==> flow/design.v <==
`timescale 1ns/100ps
module ALU (OPERAND1, OPERAND2, ALU_OP, ALU_RESULT, COMPARATOR);
    input [7:0] OPERAND1, OPERAND2;              
    input [2:0] ALU_OP;                          
    output reg [7:0] ALU_RESULT;                 
    output wire COMPARATOR;                      
    wire [7:0] TEMP_FWD, TEMP_ADD, TEMP_AND, TEMP_OR;  
    assign TEMP_FWD = OPERAND2;  
    assign TEMP_ADD = OPERAND1 + OPERAND2;  
    assign TEMP_AND = OPERAND1 & OPERAND2;  
    assign TEMP_OR =  OPERAND1 | OPERAND2;  
    always @ (*) 
    begin
        case (ALU_OP)
            3'b000: begin ALU_RESULT = TEMP_FWD; end
            3'b001: begin ALU_RESULT = TEMP_ADD; end
            3'b010: begin ALU_RESULT = TEMP_OR; end
            3'b011: begin ALU_RESULT = TEMP_AND; end
            default ALU_RESULT = 8'b0;
        endcase
    end
    assign COMPARATOR = ~(ALU_RESULT[0] | ALU_RESULT[1] | ALU_RESULT[2] | ALU_RESULT[3] | ALU_RESULT[4] | ALU_RESULT[5] |ALU_RESULT[6] | ALU_RESULT[7]);
endmodule
`timescale 1ns/100ps
module REG_file(REGWRITE, REGOUT1, REGOUT2, WRITEREG, READREG1, READREG2, WRITEENABLE, CLK, RESET);
input CLK, RESET, WRITEENABLE;                               
input [7:0] REGWRITE;                                        
input [2:0] WRITEREG, READREG1, READREG2;                    
output wire [7:0] REGOUT1, REGOUT2;                          
integer i;                                                   
reg [7:0] register_array [0:7];
always @ (posedge CLK) begin
    if(RESET) begin
        for(i=0; i<8; i=i+1) begin
            register_array[i] <= 8'd0;
        end
    end
    else if(WRITEENABLE) begin
        register_array[WRITEREG] <= REGWRITE;
    end
end   
assign REGOUT1 =  register_array[READREG1];
assign REGOUT2 =  register_array[READREG2];
endmodule
`timescale 1ns/100ps
module Control_unit(
    INSTRCT_ARRAY, newPC, PC, 
    IM_INPUT, PC_offset, 
    READREG1, READREG2, WRITEREG, ALU_OP, SHIFT_AMOUNT, 
    WRITEENABLE,  ImMUX_SELECT, InvtMUX_SELECT, jump_SELECT, BEQ_SELECT, BNE_SELECT, SELECT_32x1, 
    READENABLE_CACHE, WRITEENABLE_CACHE, CACHE_BUSYWAIT, RegFileInMUX_SEL, INSTRUCT_CACHE_BUSYWAIT, 
    CLK, RESET
);
input CLK, RESET, CACHE_BUSYWAIT, INSTRUCT_CACHE_BUSYWAIT;         
input [31:0] INSTRCT_ARRAY, newPC;                                 
output reg [31:0] PC;            
output reg [2:0]  ALU_OP;        
output reg [2:0] SELECT_32x1;    
output reg ImMUX_SELECT, InvtMUX_SELECT, jump_SELECT, BEQ_SELECT, BNE_SELECT, RegFileInMUX_SEL; 
output wire READENABLE_CACHE, WRITEENABLE_CACHE;   
output wire [2:0] READREG1, READREG2, WRITEREG, SHIFT_AMOUNT;
output wire  [7:0] IM_INPUT, PC_offset;   
output wire WRITEENABLE;                 
reg REG_WRITE, MEM_READ, MEM_WRITE;      
always @ (posedge CLK) begin
  if(RESET) begin
    PC <= 32'd0;
  end
  else if(!(CACHE_BUSYWAIT | INSTRUCT_CACHE_BUSYWAIT)) begin
    PC <= newPC;
  end
end
assign WRITEREG = INSTRCT_ARRAY[18:16];      
assign READREG1 = INSTRCT_ARRAY[10:8];       
assign READREG2 = INSTRCT_ARRAY[2:0];        
assign IM_INPUT = INSTRCT_ARRAY[7:0];        
assign PC_offset = INSTRCT_ARRAY[23:16];     
assign SHIFT_AMOUNT = INSTRCT_ARRAY[2:0];    
assign READENABLE_CACHE = MEM_READ & !INSTRUCT_CACHE_BUSYWAIT;
assign WRITEENABLE_CACHE = MEM_WRITE & !INSTRUCT_CACHE_BUSYWAIT;
assign WRITEENABLE = REG_WRITE & !(CACHE_BUSYWAIT | INSTRUCT_CACHE_BUSYWAIT);
always @ (*) begin
  ALU_OP = 3'b111;
  BNE_SELECT = 1'b0;
  BEQ_SELECT = 1'b0;
  jump_SELECT = 1'b0;
  InvtMUX_SELECT = 1'b0;
  ImMUX_SELECT = 1'b0;
  SELECT_32x1 = 3'b000;
  MEM_READ = 1'b0;
  MEM_WRITE = 1'b0;
  RegFileInMUX_SEL = 1'b0;
  REG_WRITE = 1'b0;
  case(INSTRCT_ARRAY[28:24])
    5'b00000: begin ALU_OP = 3'b000; REG_WRITE = 1'b1; end                                   
    5'b00001: begin ALU_OP = 3'b000; ImMUX_SELECT = 1'b1; REG_WRITE = 1'b1; end              
    5'b00010: begin ALU_OP = 3'b001; REG_WRITE = 1'b1; end                                   
    5'b00011: begin ALU_OP = 3'b001; InvtMUX_SELECT = 1'b1; REG_WRITE = 1'b1; end            
    5'b00100: begin ALU_OP = 3'b010; REG_WRITE = 1'b1; end                                   
    5'b00101: begin ALU_OP = 3'b011; REG_WRITE = 1'b1; end                                   
    5'b00110: begin jump_SELECT = 1'b1; end                                                  
    5'b00111: begin ALU_OP = 3'b001; BEQ_SELECT = 1'b1; InvtMUX_SELECT = 1'b1; end           
    5'b01000: begin ALU_OP = 3'b001; BNE_SELECT = 1'b1; InvtMUX_SELECT = 1'b1; end           
    5'b01001: begin SELECT_32x1 = 3'b001; REG_WRITE = 1'b1; end                              
    5'b01010: begin SELECT_32x1 = 3'b010; REG_WRITE = 1'b1; end                              
    5'b01011: begin SELECT_32x1 = 3'b011; REG_WRITE = 1'b1; end                              
    5'b01100: begin SELECT_32x1 = 3'b100; REG_WRITE = 1'b1; end                              
    5'b01101: begin ALU_OP = 3'b000; ImMUX_SELECT = 1'b1; MEM_READ = 1'b1; RegFileInMUX_SEL = 1'b1; REG_WRITE = 1'b1; end   
    5'b01110: begin ALU_OP = 3'b000; MEM_READ = 1'b1; RegFileInMUX_SEL = 1'b1; REG_WRITE = 1'b1; end                        
    5'b01111: begin ALU_OP = 3'b000; ImMUX_SELECT = 1'b1; MEM_WRITE = 1'b1; RegFileInMUX_SEL = 1'b1; end                    
    5'b10000: begin ALU_OP = 3'b000; MEM_WRITE = 1'b1; RegFileInMUX_SEL = 1'b1; end                                         
    default ;                                                                                
  endcase
end
endmodule
`timescale 1ns/100ps
module Inverter(INPUT, COMPLIMENT);
  input [7:0] INPUT;               
  output reg [7:0] COMPLIMENT;     
  always @ (*) begin
    COMPLIMENT = ~INPUT + 8'b00000001;
  end
endmodule
module Inverter_MUX(INPUT, INVRTD_INPUT, OUTPUT, InvtMUX_SELECT);
  input [7:0] INPUT, INVRTD_INPUT;         
  input InvtMUX_SELECT;                    
  output reg [7:0] OUTPUT;                 
  always @ (*) begin 
    if(InvtMUX_SELECT) begin OUTPUT = INVRTD_INPUT; end
    else begin OUTPUT = INPUT; end
  end
endmodule
module Immediate_MUX(IM_INPUT, INPUT, OUTPUT, ImMUX_SELECT);
  input [7:0] IM_INPUT, INPUT;           
  input ImMUX_SELECT;                    
  output reg [7:0] OUTPUT;               
  always @ (*) begin
    if(ImMUX_SELECT) begin OUTPUT = IM_INPUT; end
    else begin OUTPUT = INPUT; end
  end
endmodule
module PC_incrementer(PC, updatedPC);
  input [31:0] PC;
  output reg [31:0] updatedPC;    
  always @ (*) begin
    updatedPC = PC + 32'd4;
  end
endmodule
module PC_updater(updatedPC, PC_offset, offsettedPC);
  input [31:0] updatedPC;            
  input [7:0] PC_offset;             
  output reg [31:0] offsettedPC;     
  always @ (*) begin
    offsettedPC = updatedPC + {{24{PC_offset[7]}}, PC_offset, 2'b00};
  end
endmodule
module PC_MUX(updatedPC, offsettedPC, PC_SELECT, newPC);
  input [31:0] updatedPC, offsettedPC;         
  input PC_SELECT;                             
  output reg [31:0] newPC;                     
  always @ (*) begin
    if(PC_SELECT) begin
      newPC = offsettedPC;
    end
    else begin newPC = updatedPC; end
  end
endmodule
module SELECT_32x8_MUX(ALU_RESULT, LSL_SHIFTER_OUT, LSR_SHIFTER_OUT, ASR_SHIFTER_OUT, ROR_SHIFTER_OUT, SELECT_32x1, SELECT_32x1_MUXOUT);
  input [7:0] ALU_RESULT, LSL_SHIFTER_OUT, LSR_SHIFTER_OUT, ASR_SHIFTER_OUT, ROR_SHIFTER_OUT;    
  input [2:0] SELECT_32x1;                   
  output reg [7:0] SELECT_32x1_MUXOUT;       
  always @ (*) begin
    if(SELECT_32x1 == 3'b000) begin SELECT_32x1_MUXOUT = ALU_RESULT; end
    else if(SELECT_32x1 == 3'b001) begin SELECT_32x1_MUXOUT = LSL_SHIFTER_OUT; end
    else if(SELECT_32x1 == 3'b010) begin SELECT_32x1_MUXOUT = LSR_SHIFTER_OUT; end
    else if(SELECT_32x1 == 3'b011) begin SELECT_32x1_MUXOUT = ASR_SHIFTER_OUT; end
    else if(SELECT_32x1 == 3'b100) begin SELECT_32x1_MUXOUT = ROR_SHIFTER_OUT; end
    else begin SELECT_32x1_MUXOUT = ALU_RESULT; end
  end
endmodule
module REGIN_MUX(SELECT_32x1_MUXOUT, DataMem_READDATA, RegFileInMUX_SEL, REGWRITE_FINAL);
  input [7:0] SELECT_32x1_MUXOUT, DataMem_READDATA;    
  input RegFileInMUX_SEL;                              
  output reg [7:0] REGWRITE_FINAL;                     
  always @ (*) begin
    if(RegFileInMUX_SEL) begin
      REGWRITE_FINAL = DataMem_READDATA;
    end
    else begin
      REGWRITE_FINAL = SELECT_32x1_MUXOUT;
    end
  end
endmodule
`timescale 1ns/100ps
module MUX_2x1 (INPUT1, INPUT2, OUTPUT, SELECT );
    input INPUT1, INPUT2, SELECT;
    output wire OUTPUT;
    assign OUTPUT = (SELECT) ? INPUT1 : INPUT2;
endmodule
module barrelShifter_LSL( INPUT, SHIFTED_OUTPUT, SHIFT_AMOUNT);        
  input  [7:0] INPUT;                    
  output  [7:0] SHIFTED_OUTPUT;          
  input [2:0] SHIFT_AMOUNT;              
  wire [7:0] INTERIM_1,INTERIM_2;        
  MUX_2x1 MUX_C0R0 (1'b0,  INPUT[0], INTERIM_1[0], SHIFT_AMOUNT[0]); 
  MUX_2x1 MUX_C0R1 (INPUT[0], INPUT[1], INTERIM_1[1], SHIFT_AMOUNT[0]); 
  MUX_2x1 MUX_C0R2 (INPUT[1], INPUT[2], INTERIM_1[2], SHIFT_AMOUNT[0]); 
  MUX_2x1 MUX_C0R3 (INPUT[2], INPUT[3], INTERIM_1[3], SHIFT_AMOUNT[0]); 
  MUX_2x1 MUX_C0R4 (INPUT[3], INPUT[4], INTERIM_1[4], SHIFT_AMOUNT[0]); 
  MUX_2x1 MUX_C0R5 (INPUT[4], INPUT[5], INTERIM_1[5], SHIFT_AMOUNT[0]); 
  MUX_2x1 MUX_C0R6 (INPUT[5], INPUT[6], INTERIM_1[6], SHIFT_AMOUNT[0]); 
  MUX_2x1 MUX_C0R7 (INPUT[6], INPUT[7], INTERIM_1[7], SHIFT_AMOUNT[0]); 
  MUX_2x1 MUX_C1R0 (1'b0  , INTERIM_1[0], INTERIM_2[0], SHIFT_AMOUNT[1]); 
  MUX_2x1 MUX_C1R1 (1'b0  , INTERIM_1[1], INTERIM_2[1], SHIFT_AMOUNT[1]); 
  MUX_2x1 MUX_C1R2 (INTERIM_1[0], INTERIM_1[2], INTERIM_2[2], SHIFT_AMOUNT[1]); 
  MUX_2x1 MUX_C1R3 (INTERIM_1[1], INTERIM_1[3], INTERIM_2[3], SHIFT_AMOUNT[1]); 
  MUX_2x1 MUX_C1R4 (INTERIM_1[2], INTERIM_1[4], INTERIM_2[4], SHIFT_AMOUNT[1]); 
  MUX_2x1 MUX_C1R5 (INTERIM_1[3], INTERIM_1[5], INTERIM_2[5], SHIFT_AMOUNT[1]); 
  MUX_2x1 MUX_C1R6 (INTERIM_1[4], INTERIM_1[6], INTERIM_2[6], SHIFT_AMOUNT[1]); 
  MUX_2x1 MUX_C1R7 (INTERIM_1[5], INTERIM_1[7], INTERIM_2[7], SHIFT_AMOUNT[1]); 
  MUX_2x1 MUX_C2R0 (1'b0  , INTERIM_2[0], SHIFTED_OUTPUT[0], SHIFT_AMOUNT[2]); 
  MUX_2x1 MUX_C2R1 (1'b0  , INTERIM_2[1], SHIFTED_OUTPUT[1], SHIFT_AMOUNT[2]); 
  MUX_2x1 MUX_C2R2 (1'b0  , INTERIM_2[2], SHIFTED_OUTPUT[2], SHIFT_AMOUNT[2]); 
  MUX_2x1 MUX_C2R3 (1'b0  , INTERIM_2[3], SHIFTED_OUTPUT[3], SHIFT_AMOUNT[2]); 
  MUX_2x1 MUX_C2R4 (INTERIM_2[0], INTERIM_2[4], SHIFTED_OUTPUT[4], SHIFT_AMOUNT[2]); 
  MUX_2x1 MUX_C2R5 (INTERIM_2[1], INTERIM_2[5], SHIFTED_OUTPUT[5], SHIFT_AMOUNT[2]); 
  MUX_2x1 MUX_C2R6 (INTERIM_2[2], INTERIM_2[6], SHIFTED_OUTPUT[6], SHIFT_AMOUNT[2]); 
  MUX_2x1 MUX_C2R7 (INTERIM_2[3], INTERIM_2[7], SHIFTED_OUTPUT[7], SHIFT_AMOUNT[2]); 
endmodule
module barrelShifter_LSR( INPUT, SHIFTED_OUTPUT, SHIFT_AMOUNT);        
  input  [7:0] INPUT;                    
  output  [7:0] SHIFTED_OUTPUT;          
  input [2:0] SHIFT_AMOUNT;              
  wire [7:0] INTERIM_1,INTERIM_2;        
  MUX_2x1 MUX_C0R0 (1'b0,  INPUT[7], INTERIM_1[0], SHIFT_AMOUNT[0]); 
  MUX_2x1 MUX_C0R1 (INPUT[7], INPUT[6], INTERIM_1[1], SHIFT_AMOUNT[0]); 
  MUX_2x1 MUX_C0R2 (INPUT[6], INPUT[5], INTERIM_1[2], SHIFT_AMOUNT[0]); 
  MUX_2x1 MUX_C0R3 (INPUT[5], INPUT[4], INTERIM_1[3], SHIFT_AMOUNT[0]); 
  MUX_2x1 MUX_C0R4 (INPUT[4], INPUT[3], INTERIM_1[4], SHIFT_AMOUNT[0]); 
  MUX_2x1 MUX_C0R5 (INPUT[3], INPUT[2], INTERIM_1[5], SHIFT_AMOUNT[0]); 
  MUX_2x1 MUX_C0R6 (INPUT[2], INPUT[1], INTERIM_1[6], SHIFT_AMOUNT[0]); 
  MUX_2x1 MUX_C0R7 (INPUT[1], INPUT[0], INTERIM_1[7], SHIFT_AMOUNT[0]); 
  MUX_2x1 MUX_C1R0 (1'b0  , INTERIM_1[0], INTERIM_2[0], SHIFT_AMOUNT[1]); 
  MUX_2x1 MUX_C1R1 (1'b0  , INTERIM_1[1], INTERIM_2[1], SHIFT_AMOUNT[1]); 
  MUX_2x1 MUX_C1R2 (INTERIM_1[0], INTERIM_1[2], INTERIM_2[2], SHIFT_AMOUNT[1]); 
  MUX_2x1 MUX_C1R3 (INTERIM_1[1], INTERIM_1[3], INTERIM_2[3], SHIFT_AMOUNT[1]); 
  MUX_2x1 MUX_C1R4 (INTERIM_1[2], INTERIM_1[4], INTERIM_2[4], SHIFT_AMOUNT[1]); 
  MUX_2x1 MUX_C1R5 (INTERIM_1[3], INTERIM_1[5], INTERIM_2[5], SHIFT_AMOUNT[1]); 
  MUX_2x1 MUX_C1R6 (INTERIM_1[4], INTERIM_1[6], INTERIM_2[6], SHIFT_AMOUNT[1]); 
  MUX_2x1 MUX_C1R7 (INTERIM_1[5], INTERIM_1[7], INTERIM_2[7], SHIFT_AMOUNT[1]); 
  MUX_2x1 MUX_C2R0 (1'b0  , INTERIM_2[0], SHIFTED_OUTPUT[7], SHIFT_AMOUNT[2]); 
  MUX_2x1 MUX_C2R1 (1'b0  , INTERIM_2[1], SHIFTED_OUTPUT[6], SHIFT_AMOUNT[2]); 
  MUX_2x1 MUX_C2R2 (1'b0  , INTERIM_2[2], SHIFTED_OUTPUT[5], SHIFT_AMOUNT[2]); 
  MUX_2x1 MUX_C2R3 (1'b0  , INTERIM_2[3], SHIFTED_OUTPUT[4], SHIFT_AMOUNT[2]); 
  MUX_2x1 MUX_C2R4 (INTERIM_2[0], INTERIM_2[4], SHIFTED_OUTPUT[3], SHIFT_AMOUNT[2]); 
  MUX_2x1 MUX_C2R5 (INTERIM_2[1], INTERIM_2[5], SHIFTED_OUTPUT[2], SHIFT_AMOUNT[2]); 
  MUX_2x1 MUX_C2R6 (INTERIM_2[2], INTERIM_2[6], SHIFTED_OUTPUT[1], SHIFT_AMOUNT[2]); 
  MUX_2x1 MUX_C2R7 (INTERIM_2[3], INTERIM_2[7], SHIFTED_OUTPUT[0], SHIFT_AMOUNT[2]); 
endmodule
module barrelShifter_ASR( INPUT, SHIFTED_OUTPUT, SHIFT_AMOUNT);        
  input  [7:0] INPUT;                    
  output  [7:0] SHIFTED_OUTPUT;          
  input [2:0] SHIFT_AMOUNT;              
  wire [7:0] INTERIM_1,INTERIM_2;        
  MUX_2x1 MUX_C0R0 (INPUT[7],  INPUT[7], INTERIM_1[0], SHIFT_AMOUNT[0]); 
  MUX_2x1 MUX_C0R1 (INPUT[7], INPUT[6], INTERIM_1[1], SHIFT_AMOUNT[0]); 
  MUX_2x1 MUX_C0R2 (INPUT[6], INPUT[5], INTERIM_1[2], SHIFT_AMOUNT[0]); 
  MUX_2x1 MUX_C0R3 (INPUT[5], INPUT[4], INTERIM_1[3], SHIFT_AMOUNT[0]); 
  MUX_2x1 MUX_C0R4 (INPUT[4], INPUT[3], INTERIM_1[4], SHIFT_AMOUNT[0]); 
  MUX_2x1 MUX_C0R5 (INPUT[3], INPUT[2], INTERIM_1[5], SHIFT_AMOUNT[0]); 
  MUX_2x1 MUX_C0R6 (INPUT[2], INPUT[1], INTERIM_1[6], SHIFT_AMOUNT[0]); 
  MUX_2x1 MUX_C0R7 (INPUT[1], INPUT[0], INTERIM_1[7], SHIFT_AMOUNT[0]); 
  MUX_2x1 MUX_C1R0 (INPUT[7], INTERIM_1[0], INTERIM_2[0], SHIFT_AMOUNT[1]); 
  MUX_2x1 MUX_C1R1 (INPUT[7], INTERIM_1[1], INTERIM_2[1], SHIFT_AMOUNT[1]); 
  MUX_2x1 MUX_C1R2 (INTERIM_1[0], INTERIM_1[2], INTERIM_2[2], SHIFT_AMOUNT[1]); 
  MUX_2x1 MUX_C1R3 (INTERIM_1[1], INTERIM_1[3], INTERIM_2[3], SHIFT_AMOUNT[1]); 
  MUX_2x1 MUX_C1R4 (INTERIM_1[2], INTERIM_1[4], INTERIM_2[4], SHIFT_AMOUNT[1]); 
  MUX_2x1 MUX_C1R5 (INTERIM_1[3], INTERIM_1[5], INTERIM_2[5], SHIFT_AMOUNT[1]); 
  MUX_2x1 MUX_C1R6 (INTERIM_1[4], INTERIM_1[6], INTERIM_2[6], SHIFT_AMOUNT[1]); 
  MUX_2x1 MUX_C1R7 (INTERIM_1[5], INTERIM_1[7], INTERIM_2[7], SHIFT_AMOUNT[1]); 
  MUX_2x1 MUX_C2R0 (INPUT[7], INTERIM_2[0], SHIFTED_OUTPUT[7], SHIFT_AMOUNT[2]); 
  MUX_2x1 MUX_C2R1 (INPUT[7], INTERIM_2[1], SHIFTED_OUTPUT[6], SHIFT_AMOUNT[2]); 
  MUX_2x1 MUX_C2R2 (INPUT[7], INTERIM_2[2], SHIFTED_OUTPUT[5], SHIFT_AMOUNT[2]); 
  MUX_2x1 MUX_C2R3 (INPUT[7], INTERIM_2[3], SHIFTED_OUTPUT[4], SHIFT_AMOUNT[2]); 
  MUX_2x1 MUX_C2R4 (INTERIM_2[0], INTERIM_2[4], SHIFTED_OUTPUT[3], SHIFT_AMOUNT[2]); 
  MUX_2x1 MUX_C2R5 (INTERIM_2[1], INTERIM_2[5], SHIFTED_OUTPUT[2], SHIFT_AMOUNT[2]); 
  MUX_2x1 MUX_C2R6 (INTERIM_2[2], INTERIM_2[6], SHIFTED_OUTPUT[1], SHIFT_AMOUNT[2]); 
  MUX_2x1 MUX_C2R7 (INTERIM_2[3], INTERIM_2[7], SHIFTED_OUTPUT[0], SHIFT_AMOUNT[2]); 
endmodule
`timescale 1ns/100ps
module Rotate_Right(INPUT, SHIFTED_OUTPUT, SHIFT_AMOUNT);
    input [7:0] INPUT;                   
    input [2:0] SHIFT_AMOUNT;            
    output reg [7:0] SHIFTED_OUTPUT;     
    always @ (*) begin
      case(SHIFT_AMOUNT)
        3'b000: begin SHIFTED_OUTPUT = INPUT; end
        3'b001: begin SHIFTED_OUTPUT = {INPUT[0], INPUT[7:1]}; end
        3'b010: begin SHIFTED_OUTPUT = {INPUT[1:0], INPUT[7:2]}; end
        3'b011: begin SHIFTED_OUTPUT = {INPUT[2:0], INPUT[7:3]}; end
        3'b100: begin SHIFTED_OUTPUT = {INPUT[3:0], INPUT[7:4]}; end
        3'b101: begin SHIFTED_OUTPUT = {INPUT[4:0], INPUT[7:5]}; end
        3'b110: begin SHIFTED_OUTPUT = {INPUT[5:0], INPUT[7:6]}; end
        3'b111: begin SHIFTED_OUTPUT = {INPUT[6:0], INPUT[7]}; end
      endcase
    end
endmodule
`timescale 1ns/100ps
module CPU(PC, INSTRCT_ARRAY, CLK, RESET, READENABLE_CACHE, WRITEENABLE_CACHE, ALU_RESULT, REGOUT1, CACHE_READDATA, CACHE_BUSYWAIT, INSTRUCT_CACHE_BUSYWAIT,
           RET_VALID, RF_WE, RF_WADDR, RF_WDATA);
    input [31:0] INSTRCT_ARRAY;                                          
    input CLK, RESET, CACHE_BUSYWAIT, INSTRUCT_CACHE_BUSYWAIT;           
    input [7:0] CACHE_READDATA;                                          
    output [31:0] PC;                    
    output wire READENABLE_CACHE, WRITEENABLE_CACHE;   
    output wire [7:0] ALU_RESULT, REGOUT1;             
    output wire RET_VALID, RF_WE;
    output wire [2:0] RF_WADDR;
    output wire [7:0] RF_WDATA;
    wire [7:0]   REGOUT2, OPERAND1, OPERAND2,   REGWRITE_FINAL;    
    wire [7:0] SHIFT_LSL, SHIFT_LSR, SHIFT_ASR, SHIFT_ROR, LSL_SHIFTER_OUT, LSR_SHIFTER_OUT, ASR_SHIFTER_OUT, ROR_SHIFTER_OUT;
    wire [7:0] COMPLIMENT, Inverter_MUX_OUT, IM_INPUT, PC_offset;
    wire [7:0] SELECT_32x1_MUXOUT;       
    wire [2:0] READREG1, READREG2, WRITEREG, ALU_OP, SHIFT_AMOUNT;
    wire [2:0] SELECT_32x1;                
    wire WRITEENABLE, bneAND_OUT, InvtMUX_SELECT, ImMUX_SELECT, PC_SELECT, COMPARATOR, beqAND_OUT, jump_SELECT, BEQ_SELECT, BNE_SELECT;
    wire RegFileInMUX_SEL;          
    wire [31:0] updatedPC, offsettedPC, newPC;     
    assign SHIFT_LSL = REGOUT1;   
    assign SHIFT_LSR = REGOUT1;   
    assign SHIFT_ASR = REGOUT1;   
    assign  SHIFT_ROR = REGOUT1;     
    PC_incrementer myPC_Incrementer(PC, updatedPC);
    PC_updater myPC_updater(updatedPC, PC_offset, offsettedPC);
    PC_MUX myPC_MUX(updatedPC, offsettedPC, PC_SELECT, newPC);
    Control_unit myControl_unit(
        INSTRCT_ARRAY, newPC, PC, 
        IM_INPUT, PC_offset, 
        READREG1, READREG2, WRITEREG, ALU_OP, SHIFT_AMOUNT, 
        WRITEENABLE,  ImMUX_SELECT, InvtMUX_SELECT, jump_SELECT, BEQ_SELECT, BNE_SELECT, SELECT_32x1, 
        READENABLE_CACHE, WRITEENABLE_CACHE, CACHE_BUSYWAIT, RegFileInMUX_SEL, INSTRUCT_CACHE_BUSYWAIT, 
        CLK, RESET );
    REG_file myREG_file(REGWRITE_FINAL, REGOUT1, REGOUT2, WRITEREG, READREG1, READREG2, WRITEENABLE, CLK, RESET);
    Inverter myInverter(REGOUT2, COMPLIMENT);
    Inverter_MUX myInverter_MUX(REGOUT2, COMPLIMENT, Inverter_MUX_OUT, InvtMUX_SELECT);
    Immediate_MUX myImmediate_MUX(IM_INPUT, Inverter_MUX_OUT, OPERAND2, ImMUX_SELECT); 
    barrelShifter_LSL myBarrelShifter_LSL(SHIFT_LSL, LSL_SHIFTER_OUT, SHIFT_AMOUNT);
    barrelShifter_LSR myBarrelShifter_LSR(SHIFT_LSR, LSR_SHIFTER_OUT, SHIFT_AMOUNT);
    barrelShifter_ASR myBarrelShifter_ASR(SHIFT_ASR, ASR_SHIFTER_OUT, SHIFT_AMOUNT);
    Rotate_Right myRotate_Right(SHIFT_ROR, ROR_SHIFTER_OUT, SHIFT_AMOUNT);
    ALU myALU(REGOUT1, OPERAND2, ALU_OP, ALU_RESULT, COMPARATOR);
    SELECT_32x8_MUX mySELECT_32x8_MUX(ALU_RESULT, LSL_SHIFTER_OUT, LSR_SHIFTER_OUT, ASR_SHIFTER_OUT, ROR_SHIFTER_OUT, SELECT_32x1, SELECT_32x1_MUXOUT);
    REGIN_MUX myREGIN_MUX(SELECT_32x1_MUXOUT, CACHE_READDATA, RegFileInMUX_SEL, REGWRITE_FINAL);
    and myAND_BEQ(beqAND_OUT, COMPARATOR, BEQ_SELECT);
    and myAND_BNE(bneAND_OUT, ~COMPARATOR, BNE_SELECT); 
    or myOR(PC_SELECT, beqAND_OUT, bneAND_OUT, jump_SELECT);
    assign RET_VALID = !(CACHE_BUSYWAIT | INSTRUCT_CACHE_BUSYWAIT);
    assign RF_WE = WRITEENABLE;
    assign RF_WADDR = WRITEREG;
    assign RF_WDATA = REGWRITE_FINAL;
endmodule
`timescale 1ns/100ps
module Cache_Controller(ADDRESS, CACHE_WRITEDATA, MEM_READDATA, MEM_BUSYWAIT, READENABLE_CACHE, WRITEENABLE_CACHE,
                        MEM_ADDRESS, MEM_WRITEDATA, READENABLE_MEM, WRITEENABLE_MEM, CACHE_BUSYWAIT, CACHE_READDATA,
                        CLK, RESET);
    input CLK, RESET;
    input READENABLE_CACHE, WRITEENABLE_CACHE, MEM_BUSYWAIT;
    input [7:0] CACHE_WRITEDATA, ADDRESS;
    input [31:0] MEM_READDATA;
    output wire CACHE_BUSYWAIT ; 
    output reg READENABLE_MEM, WRITEENABLE_MEM;
    output reg [7:0] CACHE_READDATA;
    output reg [31:0] MEM_WRITEDATA;
    output reg [5:0] MEM_ADDRESS;
    wire Cache_HIT;                      
    reg [31:0] Cache_table [7:0];        
    reg [2:0] Tag_array [7:0];           
    reg [7:0] ValidBit_array;            
    reg [7:0] DirtyBit_array;            
    wire [2:0] TAG;
    wire VALID, DIRTY;
    assign TAG = Tag_array[ADDRESS[4:2]];             
    assign VALID = ValidBit_array[ADDRESS[4:2]];      
    assign DIRTY = DirtyBit_array[ADDRESS[4:2]];      
    assign Cache_HIT = (TAG == ADDRESS[7:5] && VALID) ? 1'b1 : 1'b0;
    assign CACHE_BUSYWAIT = (READENABLE_CACHE || WRITEENABLE_CACHE) && !Cache_HIT;
    always @ (*) begin
        case(ADDRESS[1:0])
            2'b00: begin CACHE_READDATA = Cache_table[ADDRESS[4:2]][7:0]; end
            2'b01: begin CACHE_READDATA = Cache_table[ADDRESS[4:2]][15:8]; end
            2'b10: begin CACHE_READDATA = Cache_table[ADDRESS[4:2]][23:16]; end
            default: begin CACHE_READDATA = Cache_table[ADDRESS[4:2]][31:24]; end
        endcase
    end  
    parameter IDLE = 2'b00, MEM_READ = 2'b01, MEM_WRITEBACK = 2'b10;
    reg [1:0] state, next_state;
    always @ (*)
    begin
        case (state)
            IDLE:
                if((READENABLE_CACHE || WRITEENABLE_CACHE) && !DIRTY && !Cache_HIT)  
                    next_state = MEM_READ;
                else if((READENABLE_CACHE || WRITEENABLE_CACHE) && DIRTY && !Cache_HIT)
                    next_state = MEM_WRITEBACK;
                else
                    next_state = IDLE;
            MEM_READ:
                if (!MEM_BUSYWAIT)
                    next_state = IDLE;
                else  
                    next_state = MEM_READ;
            MEM_WRITEBACK:
                if(!MEM_BUSYWAIT)
                    next_state = MEM_READ;
                else
                    next_state = MEM_WRITEBACK;
            default:
                next_state = IDLE;
        endcase
    end
    always @ (*)
    begin
        case(state)
            MEM_READ: 
            begin
                READENABLE_MEM = 1'b1;                       
                WRITEENABLE_MEM = 1'b0;                      
                MEM_ADDRESS = ADDRESS[7:2];                  
                MEM_WRITEDATA = 32'd0;
            end
            MEM_WRITEBACK:
            begin
                READENABLE_MEM = 1'b0;                       
                WRITEENABLE_MEM = 1'b1;                      
                MEM_ADDRESS = {TAG, ADDRESS[4:2]};           
                MEM_WRITEDATA = Cache_table[ADDRESS[4:2]];   
            end
            default:
            begin
                READENABLE_MEM = 1'b0;                       
                WRITEENABLE_MEM = 1'b0;                      
                MEM_ADDRESS = 6'd0;
                MEM_WRITEDATA = 32'd0;
            end
        endcase
    end
    always @(posedge CLK)
    begin
        if(RESET) begin
            state <= IDLE;
            ValidBit_array <= 8'd0;
            DirtyBit_array <= 8'd0;
        end
        else begin
            state <= next_state;
            if(state == IDLE && Cache_HIT && WRITEENABLE_CACHE)
                DirtyBit_array[ADDRESS[4:2]] <= 1'b1;
            if(state == MEM_READ && !MEM_BUSYWAIT) begin
                DirtyBit_array[ADDRESS[4:2]] <= 1'b0;
                ValidBit_array[ADDRESS[4:2]] <= 1'b1;
            end
        end
    end
    always @(posedge CLK)
    begin
        if(!RESET) begin
            if(state == IDLE && Cache_HIT && WRITEENABLE_CACHE) begin
                case(ADDRESS[1:0])
                    2'b11: begin Cache_table[ADDRESS[4:2]][31:24] <= CACHE_WRITEDATA; end
                    2'b10: begin Cache_table[ADDRESS[4:2]][23:16] <= CACHE_WRITEDATA; end
                    2'b01: begin Cache_table[ADDRESS[4:2]][15:8] <= CACHE_WRITEDATA; end
                    default: begin Cache_table[ADDRESS[4:2]][7:0] <= CACHE_WRITEDATA; end
                endcase
            end
            if(state == MEM_READ && !MEM_BUSYWAIT) begin
                Cache_table[ADDRESS[4:2]] <= MEM_READDATA;
                Tag_array[ADDRESS[4:2]] <= ADDRESS[7:5];
            end
        end
    end
endmodule
`timescale 1ns/100ps
module Instruct_Cache_Controller(INSTRUCT_ADDRESS, INSTRUCT_MEM_BUSYWAIT, INSTRUCT_MEM_READDATA, INSTRUCT_CACHE_BUSYWAIT, INSTRUCT_MEM_READENABLE, INSTRUCTION, INSTRUCT_MEM_ADDRESS, CLK, RESET);
    input CLK, RESET;
    input INSTRUCT_MEM_BUSYWAIT; 
    input [9:0] INSTRUCT_ADDRESS;
    input [127:0] INSTRUCT_MEM_READDATA;
    output wire INSTRUCT_CACHE_BUSYWAIT;
    output reg INSTRUCT_MEM_READENABLE;
    output reg [31:0] INSTRUCTION;
    output reg [5:0] INSTRUCT_MEM_ADDRESS;
    wire Cache_HIT;                     
    reg [127:0] Cache_table [7:0];        
    reg [2:0] Tag_array [7:0];           
    reg [7:0] ValidBit_array;            
    wire [2:0] TAG;
    wire VALID;
    assign TAG = Tag_array[INSTRUCT_ADDRESS[6:4]];             
    assign VALID = ValidBit_array[INSTRUCT_ADDRESS[6:4]];      
    assign Cache_HIT = (TAG == INSTRUCT_ADDRESS[9:7] && VALID) ? 1'b1 : 1'b0;
    assign INSTRUCT_CACHE_BUSYWAIT = !Cache_HIT;
    always @ (*) begin
        case(INSTRUCT_ADDRESS[3:2])
            2'b00: begin INSTRUCTION = Cache_table[INSTRUCT_ADDRESS[6:4]][31:0]; end
            2'b01: begin INSTRUCTION = Cache_table[INSTRUCT_ADDRESS[6:4]][63:32]; end
            2'b10: begin INSTRUCTION = Cache_table[INSTRUCT_ADDRESS[6:4]][95:64]; end
            default: begin INSTRUCTION = Cache_table[INSTRUCT_ADDRESS[6:4]][127:96]; end
        endcase
    end  
    always @ (posedge CLK) begin
        if(RESET) begin
            ValidBit_array <= 8'd0;
            INSTRUCT_MEM_READENABLE <= 1'b0;
            INSTRUCT_MEM_ADDRESS <= 6'd0;
        end
        else if(INSTRUCT_MEM_READENABLE) begin
            if(!INSTRUCT_MEM_BUSYWAIT) begin
                ValidBit_array[INSTRUCT_ADDRESS[6:4]] <= 1'b1;                   
                INSTRUCT_MEM_READENABLE <= 1'b0;                                 
            end
        end
        else if(!Cache_HIT) begin
            INSTRUCT_MEM_READENABLE <= 1'b1;
            INSTRUCT_MEM_ADDRESS <= INSTRUCT_ADDRESS[9:4];
        end
    end
    always @ (posedge CLK) begin
        if(!RESET && INSTRUCT_MEM_READENABLE && !INSTRUCT_MEM_BUSYWAIT) begin
            Cache_table[INSTRUCT_ADDRESS[6:4]] <= INSTRUCT_MEM_READDATA;    
            Tag_array[INSTRUCT_ADDRESS[6:4]] <= INSTRUCT_ADDRESS[9:7];      
        end
    end
endmodule
`timescale 1ns/100ps
module cpu_system(
    input          clk,
    input          reset,
    output         imem_read,
    output [5:0]   imem_addr,
    input  [127:0] imem_rdata,
    input          imem_busywait,
    output         dmem_read,
    output         dmem_write,
    output [5:0]   dmem_addr,
    output [31:0]  dmem_wdata,
    input  [31:0]  dmem_rdata,
    input          dmem_busywait,
    output         ret_valid,
    output [31:0]  ret_pc,
    output         ret_rf_we,
    output [2:0]   ret_rf_waddr,
    output [7:0]   ret_rf_wdata
);
    wire [31:0] PC, INSTRUCTION;
    wire [7:0] ALU_RESULT, REGOUT1, CACHE_READDATA;
    wire READENABLE_CACHE, WRITEENABLE_CACHE, CACHE_BUSYWAIT, INSTRUCT_CACHE_BUSYWAIT;
    CPU myCPU(PC, INSTRUCTION, clk, reset, READENABLE_CACHE, WRITEENABLE_CACHE, ALU_RESULT, REGOUT1, CACHE_READDATA, CACHE_BUSYWAIT, INSTRUCT_CACHE_BUSYWAIT,
              ret_valid, ret_rf_we, ret_rf_waddr, ret_rf_wdata);
    Instruct_Cache_Controller myInstruct_Cache_Controller(PC[9:0], imem_busywait, imem_rdata, INSTRUCT_CACHE_BUSYWAIT, imem_read, INSTRUCTION, imem_addr, clk, reset);
    Cache_Controller myCache_Controller(ALU_RESULT, REGOUT1, dmem_rdata, dmem_busywait, READENABLE_CACHE, WRITEENABLE_CACHE,
                                        dmem_addr, dmem_wdata, dmem_read, dmem_write, CACHE_BUSYWAIT, CACHE_READDATA,
                                        clk, reset);
    assign ret_pc = PC;
endmodule
# Reports on cpu_system
# The steps from the RTL of cpu_system to its reports follow in flow order.
# Line numbers count from 1 in the design file above.
# The mark - stands for no value.
# design
top_module	cpu_system
clock	clk
lib	sky130hd
pvt_corner	tt_025C_1v80

# Word level
# Yosys after proc, flatten, opt, wreduce and memory -nomap, before mapping. Print and check cells are not counted.
# Memory sizes are those after Yosys's memory passes, which may raise the word count (mostly to a power of two), join words into wider ones and drop unused or constant bits.
# bits
register_bits	65
mem_bits_rw	1392
rom_bits	480
mem_count	6
in_bits	164
wordCells	250
# op_classes
n_addsub	6
n_eq	23
shifts	6
muxes	137
bitwise	36
reduce_logical	29
# memory_table
memory	size	word_bits	line	text
myInstruct_Cache_Controller.Cache_table	8	128	493	reg [127:0] Cache_table [7:0];
(name not given)	32	15	94	case(INSTRCT_ARRAY[28:24])
myCache_Controller.Cache_table	8	32	376	reg [31:0] Cache_table [7:0];
myCPU.myREG_file.register_array	8	8	31	reg [7:0] register_array [0:7];
myCache_Controller.Tag_array	8	3	377	reg [2:0] Tag_array [7:0];
myInstruct_Cache_Controller.Tag_array	8	3	494	reg [2:0] Tag_array [7:0];
# ops
operator	n
two-way mux 32 bit	16
two-way mux 8 bit	17
two-way mux 128 bit	1
case mux 29 bit (select 3 bit)	1
two-way mux 1 bit	82
case mux 8 bit (select 8 bit)	1
bitwise AND 8 bit	5
OR 8 bit	5
two-way mux 3 bit	12
adder 32 x 3 -> 32 bit (second input constant)	1
adder 32 bit	1
case mux 8 bit (select 4 bit)	1
variable shift 1 x 4 -> 8 bit (first input constant)	3
variable part select 8 x 3 -> 1 bit	3
NOT 8 bit	3
case mux 8 bit (select 3 bit)	1
== test 3 x 2 -> 1 bit (second input constant)	6
== test 3 bit (second input constant)	5
OR 1 bit	14
logical AND 1 bit	12
case mux 6 bit (select 2 bit)	1
== test 3 x 1 -> 1 bit (second input constant)	3
zero test 3 bit	3
== test 2 bit (second input constant)	4
negator 3 -> 4 bit	2
adder 8 x 1 -> 8 bit (second input constant)	1
adder 8 bit	1
zero test 1 bit	7
# Not listed: further kinds 10, cells in them 25.

# Depth
# Yosys ltp: most cells in a row. Word level: on the elaborated netlist, between registers, memories and ports. Mapped: between sequential cells and ports; inverters and the memories' decode and read muxes count.
# depth
ltp_word	20
ABC_AREA	0
depth_mapped	37

# Netlist
# Yosys stat after the flow's synthesis: flattened, memories mapped to cells. It holds for the ABC_AREA given above (unset counts as 0); a run with the other value may have another netlist.
# Totals and module areas in this step are rounded.
# types
cell_type	n	type_area_um2
sky130_fd_sc_hd__edfxtp_1	1136	3.41E+04
sky130_fd_sc_hd__mux4_2	189	4.26E+03
sky130_fd_sc_hd__mux2i_1	193	1.93E+03
sky130_fd_sc_hd__nand2_1	449	1.69E+03
sky130_fd_sc_hd__dfxtp_1	67	1.34E+03
sky130_fd_sc_hd__ha_1	64	800.768
sky130_fd_sc_hd__nor2_1	175	656.88
sky130_fd_sc_hd__a21oi_1	125	625.6
sky130_fd_sc_hd__nand3_1	87	435.418
sky130_fd_sc_hd__xnor2_1	44	385.37
sky130_fd_sc_hd__nor4_1	60	375.36
sky130_fd_sc_hd__mux2_2	33	371.606
sky130_fd_sc_hd__a211oi_1	47	352.838
sky130_fd_sc_hd__o21ai_0	63	315.302
sky130_fd_sc_hd__clkbuf_1	75	281.52
sky130_fd_sc_hd__nor3_1	56	280.269
sky130_fd_sc_hd__buf_2	52	260.25
sky130_fd_sc_hd__and3_1	37	231.472
# Not listed: further types 99, cells in them 635.
# mapped
cells	3587
synth_area_um2	53600
sequential_area_um2	35500
flip_flops	1203
buffers	200
# By module: a second synthesis without flattening, with its own total; a netlist apart from the flattened one above.
# unflattened
cells_unflattened	4307
area_unflattened_um2	64700
# Each row is one instance without its submodules.
# modules
mod	instances	n_cells	area_um2	mod_seq_area_um2
Instruct_Cache_Controller	1	2281	40400	31800
Cache_Controller	1	826	12700	8790
REG_file	1	222	3530	1920
Control_unit	1	217	1660	641
PC_updater	1	218	1560	0.0
MUX_2x1	72	1	15.0	0.0
ALU	1	117	862	0.0
PC_incrementer	1	88	621	0.0
SELECT_32x8_MUX	1	94	619	0.0
PC_MUX	1	36	544	0.0
Rotate_Right	1	86	523	0.0
Inverter	1	18	138	0.0
Immediate_MUX	1	9	131	0.0
Inverter_MUX	1	9	131	0.0
# Modules not listed: 6.

# Timing after synthesis
# OpenSTA on the mapped netlist: ideal clock, no wires. The path of least setup slack (recovery checks aside). Input and output delay are each 20% of the period. Register names are those of the netlist, which keeps one name where synthesis merged equal registers.
# synth_path
kind	input to register
from	input port reset
to	memory myInstruct_Cache_Controller.Cache_table[1][0]
tclk_ns	10.0
setup_ns	0.678
t_first_pin_ns	2.000
t_arrival_ns	9.153
slack_ns	0.170
delay_ns	7.831
stages	4
n_path_buf	1
synth_period_reached_ns	9.83
# "delay_ns" = arrival - input delay + setup time.
# "stages": output pins that drive a net of the path, with the launching flip-flop's if there is one; two outputs of one cell count as two.
# "synth_period_reached_ns" is the clock period less the worst setup slack; recovery checks do not enter. This is arithmetic on one report: input and output delays are still those of the set period (20% each).
# Between the ends stands the longest chain of elaborated cells between them, by number of cells; it is not shown to be the way that was timed. Of several equally long chains one is given.
# A line is the first line of the expression or statement that the cell stems from. Yosys adds cells for indexed reads and writes and turns some case tables into memories.
# The path ends at the enable pin of a flip-flop; only ways to that pin are counted.
# synth_via
cell_sequence	sky130_fd_sc_hd__clkbuf_1 sky130_fd_sc_hd__nor2_1 sky130_fd_sc_hd__nand2_1 sky130_fd_sc_hd__nor3_1
elab_chain_cells	4
# synth_rtl
item	line	text
start, declared	537	input          reset,
zero test 1 bit	528	if(!RESET && INSTRUCT_MEM_READENABLE && !INSTRUCT_MEM_BUSYWAIT) begin
logical AND 1 bit x2	528
two-way mux 3 bit	528
end, declared	493	reg [127:0] Cache_table [7:0];

# Timing after layout
# Path of least setup slack in the final report of entry B (OpenROAD, finished layout, wires in). Where an end is a register, its clock arrival counts in the times.
# layout_path
kind	register to output
from	register myCPU.myControl_unit.PC[2]
to	output port ret_rf_wdata[7]
tclk_ns	12.9
output_delay_ns	2.58
t_first_pin_ns	0.74
t_arrival_ns	9.87
slack_ns	0.45
stages	31
n_path_buf	4
# Between the ends stands the longest chain of elaborated cells between them, by number of cells; it is not shown to be the way that was timed. Of several equally long chains one is given.
# The chain passes a memory read, where the word-level depth is cut; so it can be longer than that depth.
# layout_via
cell_sequence	sky130_fd_sc_hd__dfxtp_1 sky130_fd_sc_hd__inv_1 sky130_fd_sc_hd__ha_1 sky130_fd_sc_hd__nand2_1 sky130_fd_sc_hd__o22ai_1 sky130_fd_sc_hd__or4_1 sky130_fd_sc_hd__and3_1 sky130_fd_sc_hd__clkbuf_1 sky130_fd_sc_hd__inv_2 sky130_fd_sc_hd__ha_1 sky130_fd_sc_hd__inv_1 sky130_fd_sc_hd__nor4_2 sky130_fd_sc_hd__o21ai_2 sky130_fd_sc_hd__or2_1 sky130_fd_sc_hd__o21a_1 sky130_fd_sc_hd__o221ai_2 sky130_fd_sc_hd__inv_1 sky130_fd_sc_hd__ha_1 sky130_fd_sc_hd__a21oi_1 sky130_fd_sc_hd__nand2_1 sky130_fd_sc_hd__xor2_1 sky130_fd_sc_hd__mux2i_1 sky130_fd_sc_hd__o22a_2 sky130_fd_sc_hd__nand2_2 sky130_fd_sc_hd__clkbuf_1 sky130_fd_sc_hd__clkbuf_2 sky130_fd_sc_hd__nand3_1 sky130_fd_sc_hd__nand2_1 sky130_fd_sc_hd__mux2i_1 sky130_fd_sc_hd__a221oi_4 sky130_fd_sc_hd__clkdlybuf4s50_1
elab_chain_cells	15
# layout_rtl
item	line	text
start, declared	56	output reg [31:0] PC;
start, assigned	67	PC <= 32'd0;
start, assigned	70	PC <= newPC;
== test 2 bit	503	case(INSTRUCT_ADDRESS[3:2])
case mux 29 bit (select 3 bit)	503
memory read (8 x 8 bit)	31	reg [7:0] register_array [0:7];
NOT 8 bit	121	COMPLIMENT = ~INPUT + 8'b00000001;
adder 8 x 1 -> 8 bit	121
two-way mux 8 bit	129	if(InvtMUX_SELECT) begin OUTPUT = INVRTD_INPUT; end
two-way mux 8 bit	138	if(ImMUX_SELECT) begin OUTPUT = IM_INPUT; end
adder 8 bit	9	assign TEMP_ADD = OPERAND1 + OPERAND2;
case mux 8 bit (select 4 bit)	14	case (ALU_OP)
two-way mux 8 bit	177	else if(SELECT_32x1 == 3'b100) begin SELECT_32x1_MUXOUT = ROR_SHIFTER_OUT; end
two-way mux 8 bit	176	else if(SELECT_32x1 == 3'b011) begin SELECT_32x1_MUXOUT = ASR_SHIFTER_OUT; end
two-way mux 8 bit	175	else if(SELECT_32x1 == 3'b010) begin SELECT_32x1_MUXOUT = LSR_SHIFTER_OUT; end
two-way mux 8 bit	174	else if(SELECT_32x1 == 3'b001) begin SELECT_32x1_MUXOUT = LSL_SHIFTER_OUT; end
two-way mux 8 bit	173	if(SELECT_32x1 == 3'b000) begin SELECT_32x1_MUXOUT = ALU_RESULT; end
two-way mux 8 bit	186	if(RegFileInMUX_SEL) begin
end, declared	552	output [7:0]   ret_rf_wdata

Add stored flow runs of cpu_system

4 stored runs of cpu_system in the flow (synthesis by Yosys, layout by OpenROAD, sky130hd cells), in arbitrary order. Constraints: input delay and output delay 20% of the set period each, output load 0.01 pF.
"clock_period_reached_ns" means the clock period less the worst setup slack. The figure is calculated, with input and output delays left at 20% of the set period.
"worst_setup_path_time_ns": the worst setup path's part of the clock period (all of it between registers, 20% less for each end at a port) less its slack. A launch clock that arrives late makes it longer, a capture clock that arrives late makes it shorter.
"power_total_uw" rests on the timing tool's default activity at the inputs, not on a simulated workload.
Measured values are rounded.

Entry A, flow files:
==> flow/run.sh <==
#!/bin/bash
# the make line also repeats the synthesis and layout settings of config.mk as NAME=value (left out here)
make -C /OpenROAD-flow-scripts/flow DESIGN_CONFIG=/design/flow/config.mk WORK_HOME=/design/flow/orfs CLKGATE_MAP_FILE= finish
==> flow/config.mk <==
export PLATFORM = sky130hd
export DESIGN_NAME = cpu_system
export DESIGN_NICKNAME = cpu_system
export VERILOG_FILES = /design/flow/design.v
export SDC_FILE = /design/flow/constraint.sdc
export NUM_CORES = 4
export LEC_CHECK = 0
export ABC_AREA = 1
export CAP_MARGIN = 10
export CELL_PAD_IN_SITES_DETAIL_PLACEMENT = 2
export CORE_MARGIN = 2
export CORE_UTILIZATION = 68
export GPL_TIMING_DRIVEN = 1
export MIN_ROUTING_LAYER = met2
export PLACE_DENSITY_LB_ADDON = 0.16
export SLEW_MARGIN = 10
export TNS_END_PERCENT = 25
==> flow/constraint.sdc <==
create_clock -name core_clock -period 5.6 [get_ports {clk}]
set_input_delay 1.1200 -clock core_clock [delete_from_list [all_inputs] [get_ports {clk}]]
set_output_delay 1.1200 -clock core_clock [all_outputs]
set_load 0.01 [all_outputs]

Entry A: did not finish, placement stopped with DPL-0033

Entry B, flow files:
==> flow/run.sh <==
#!/bin/bash
# the make line also repeats the synthesis and layout settings of config.mk as NAME=value (left out here)
make -C /OpenROAD-flow-scripts/flow DESIGN_CONFIG=/design/flow/config.mk WORK_HOME=/design/flow/orfs CLKGATE_MAP_FILE= finish
==> flow/config.mk <==
export PLATFORM = sky130hd
export DESIGN_NAME = cpu_system
export DESIGN_NICKNAME = cpu_system
export VERILOG_FILES = /design/flow/design.v
export SDC_FILE = /design/flow/constraint.sdc
export NUM_CORES = 4
export LEC_CHECK = 0
export CAP_MARGIN = 25
export CORE_ASPECT_RATIO = 1.63
export CORE_MARGIN = 10
export CORE_UTILIZATION = 34
export CTS_CLUSTER_SIZE = 41
export GPL_ROUTABILITY_DRIVEN = 0
export GPL_TIMING_DRIVEN = 0
export HOLD_SLACK_MARGIN = 0.24
export MIN_ROUTING_LAYER = met1
export PLACE_DENSITY_LB_ADDON = 0.23
export SLEW_MARGIN = 20
==> flow/constraint.sdc <==
create_clock -name core_clock -period 12.9 [get_ports {clk}]
set_input_delay 2.5800 -clock core_clock [delete_from_list [all_inputs] [get_ports {clk}]]
set_output_delay 2.5800 -clock core_clock [all_outputs]
set_load 0.01 [all_outputs]

==> results of entry B, as CSV <==
result,value
yosys_chip_area_um2,53600
design.die.area_um2,175000
clock_period_reached_ns,12.447
post_route_stdcell_area_um2,64300
power_total_uw,8860
worst_setup_path_time_ns,9.87
worst_setup_path_type,"register to output"
final_setup_ws_ns,0.453
fin_hold_ws_ns,0.466
final_util_pct,40.9
fin_tns_ns,0.000

Entry C, flow files:
==> flow/run.sh <==
#!/bin/bash
# the make line also repeats the synthesis and layout settings of config.mk as NAME=value (left out here)
make -C /OpenROAD-flow-scripts/flow DESIGN_CONFIG=/design/flow/config.mk WORK_HOME=/design/flow/orfs CLKGATE_MAP_FILE= finish
==> flow/config.mk <==
export PLATFORM = sky130hd
export DESIGN_NAME = cpu_system
export DESIGN_NICKNAME = cpu_system
export VERILOG_FILES = /design/flow/design.v
export SDC_FILE = /design/flow/constraint.sdc
export NUM_CORES = 4
export LEC_CHECK = 0
export ABC_AREA = 0
export CAP_MARGIN = 25
export CELL_PAD_IN_SITES_DETAIL_PLACEMENT = 0
export CORE_ASPECT_RATIO = 0.9
export CORE_MARGIN = 2
export CORE_UTILIZATION = 33
export CTS_CLUSTER_DIAMETER = 195
export CTS_CLUSTER_SIZE = 34
export GPL_TIMING_DRIVEN = 0
export PLACE_DENSITY = 0.43
export SLEW_MARGIN = 20
export TNS_END_PERCENT = 95
==> flow/constraint.sdc <==
create_clock -name core_clock -period 11.2 [get_ports {clk}]
set_input_delay 2.2400 -clock core_clock [delete_from_list [all_inputs] [get_ports {clk}]]
set_output_delay 2.2400 -clock core_clock [all_outputs]
set_load 0.01 [all_outputs]

==> results of entry C, as CSV <==
result,value
post_route_stdcell_area_um2,62700
clock_period_reached_ns,10.917
final_setup_ws_ns,0.283
final_util_pct,38.8
fin_hold_ws_ns,0.488
yosys_chip_area_um2,53600
design.die.area_um2,166000
power_total_uw,8600
worst_setup_path_time_ns,8.68
worst_setup_path_type,"register to output"
fin_tns_ns,0.000

Entry D, flow files:
==> flow/run.sh <==
#!/bin/bash
# the make line also repeats the synthesis and layout settings of config.mk as NAME=value (left out here)
make -C /OpenROAD-flow-scripts/flow DESIGN_CONFIG=/design/flow/config.mk WORK_HOME=/design/flow/orfs CLKGATE_MAP_FILE= finish
==> flow/config.mk <==
export PLATFORM = sky130hd
export DESIGN_NAME = cpu_system
export DESIGN_NICKNAME = cpu_system
export VERILOG_FILES = /design/flow/design.v
export SDC_FILE = /design/flow/constraint.sdc
export NUM_CORES = 4
export LEC_CHECK = 0
export CAP_MARGIN = 35
export CORE_ASPECT_RATIO = 1.02
export CORE_MARGIN = 2
export CORE_UTILIZATION = 59
export CTS_CLUSTER_SIZE = 98
export GPL_TIMING_DRIVEN = 0
export SLEW_MARGIN = 10
==> flow/constraint.sdc <==
create_clock -name core_clock -period 13.7 [get_ports {clk}]
set_input_delay 2.7400 -clock core_clock [delete_from_list [all_inputs] [get_ports {clk}]]
set_output_delay 2.7400 -clock core_clock [all_outputs]
set_load 0.01 [all_outputs]

==> results of entry D, as CSV <==
result,value
yosys_chip_area_um2,53600
worst_setup_path_time_ns,10.61
worst_setup_path_type,"register to output"
post_route_stdcell_area_um2,62800
design.die.area_um2,93400
clock_period_reached_ns,13.353
power_total_uw,8300
fin_hold_ws_ns,0.473
fin_tns_ns,0.000
final_setup_ws_ns,0.347
final_util_pct,69.8
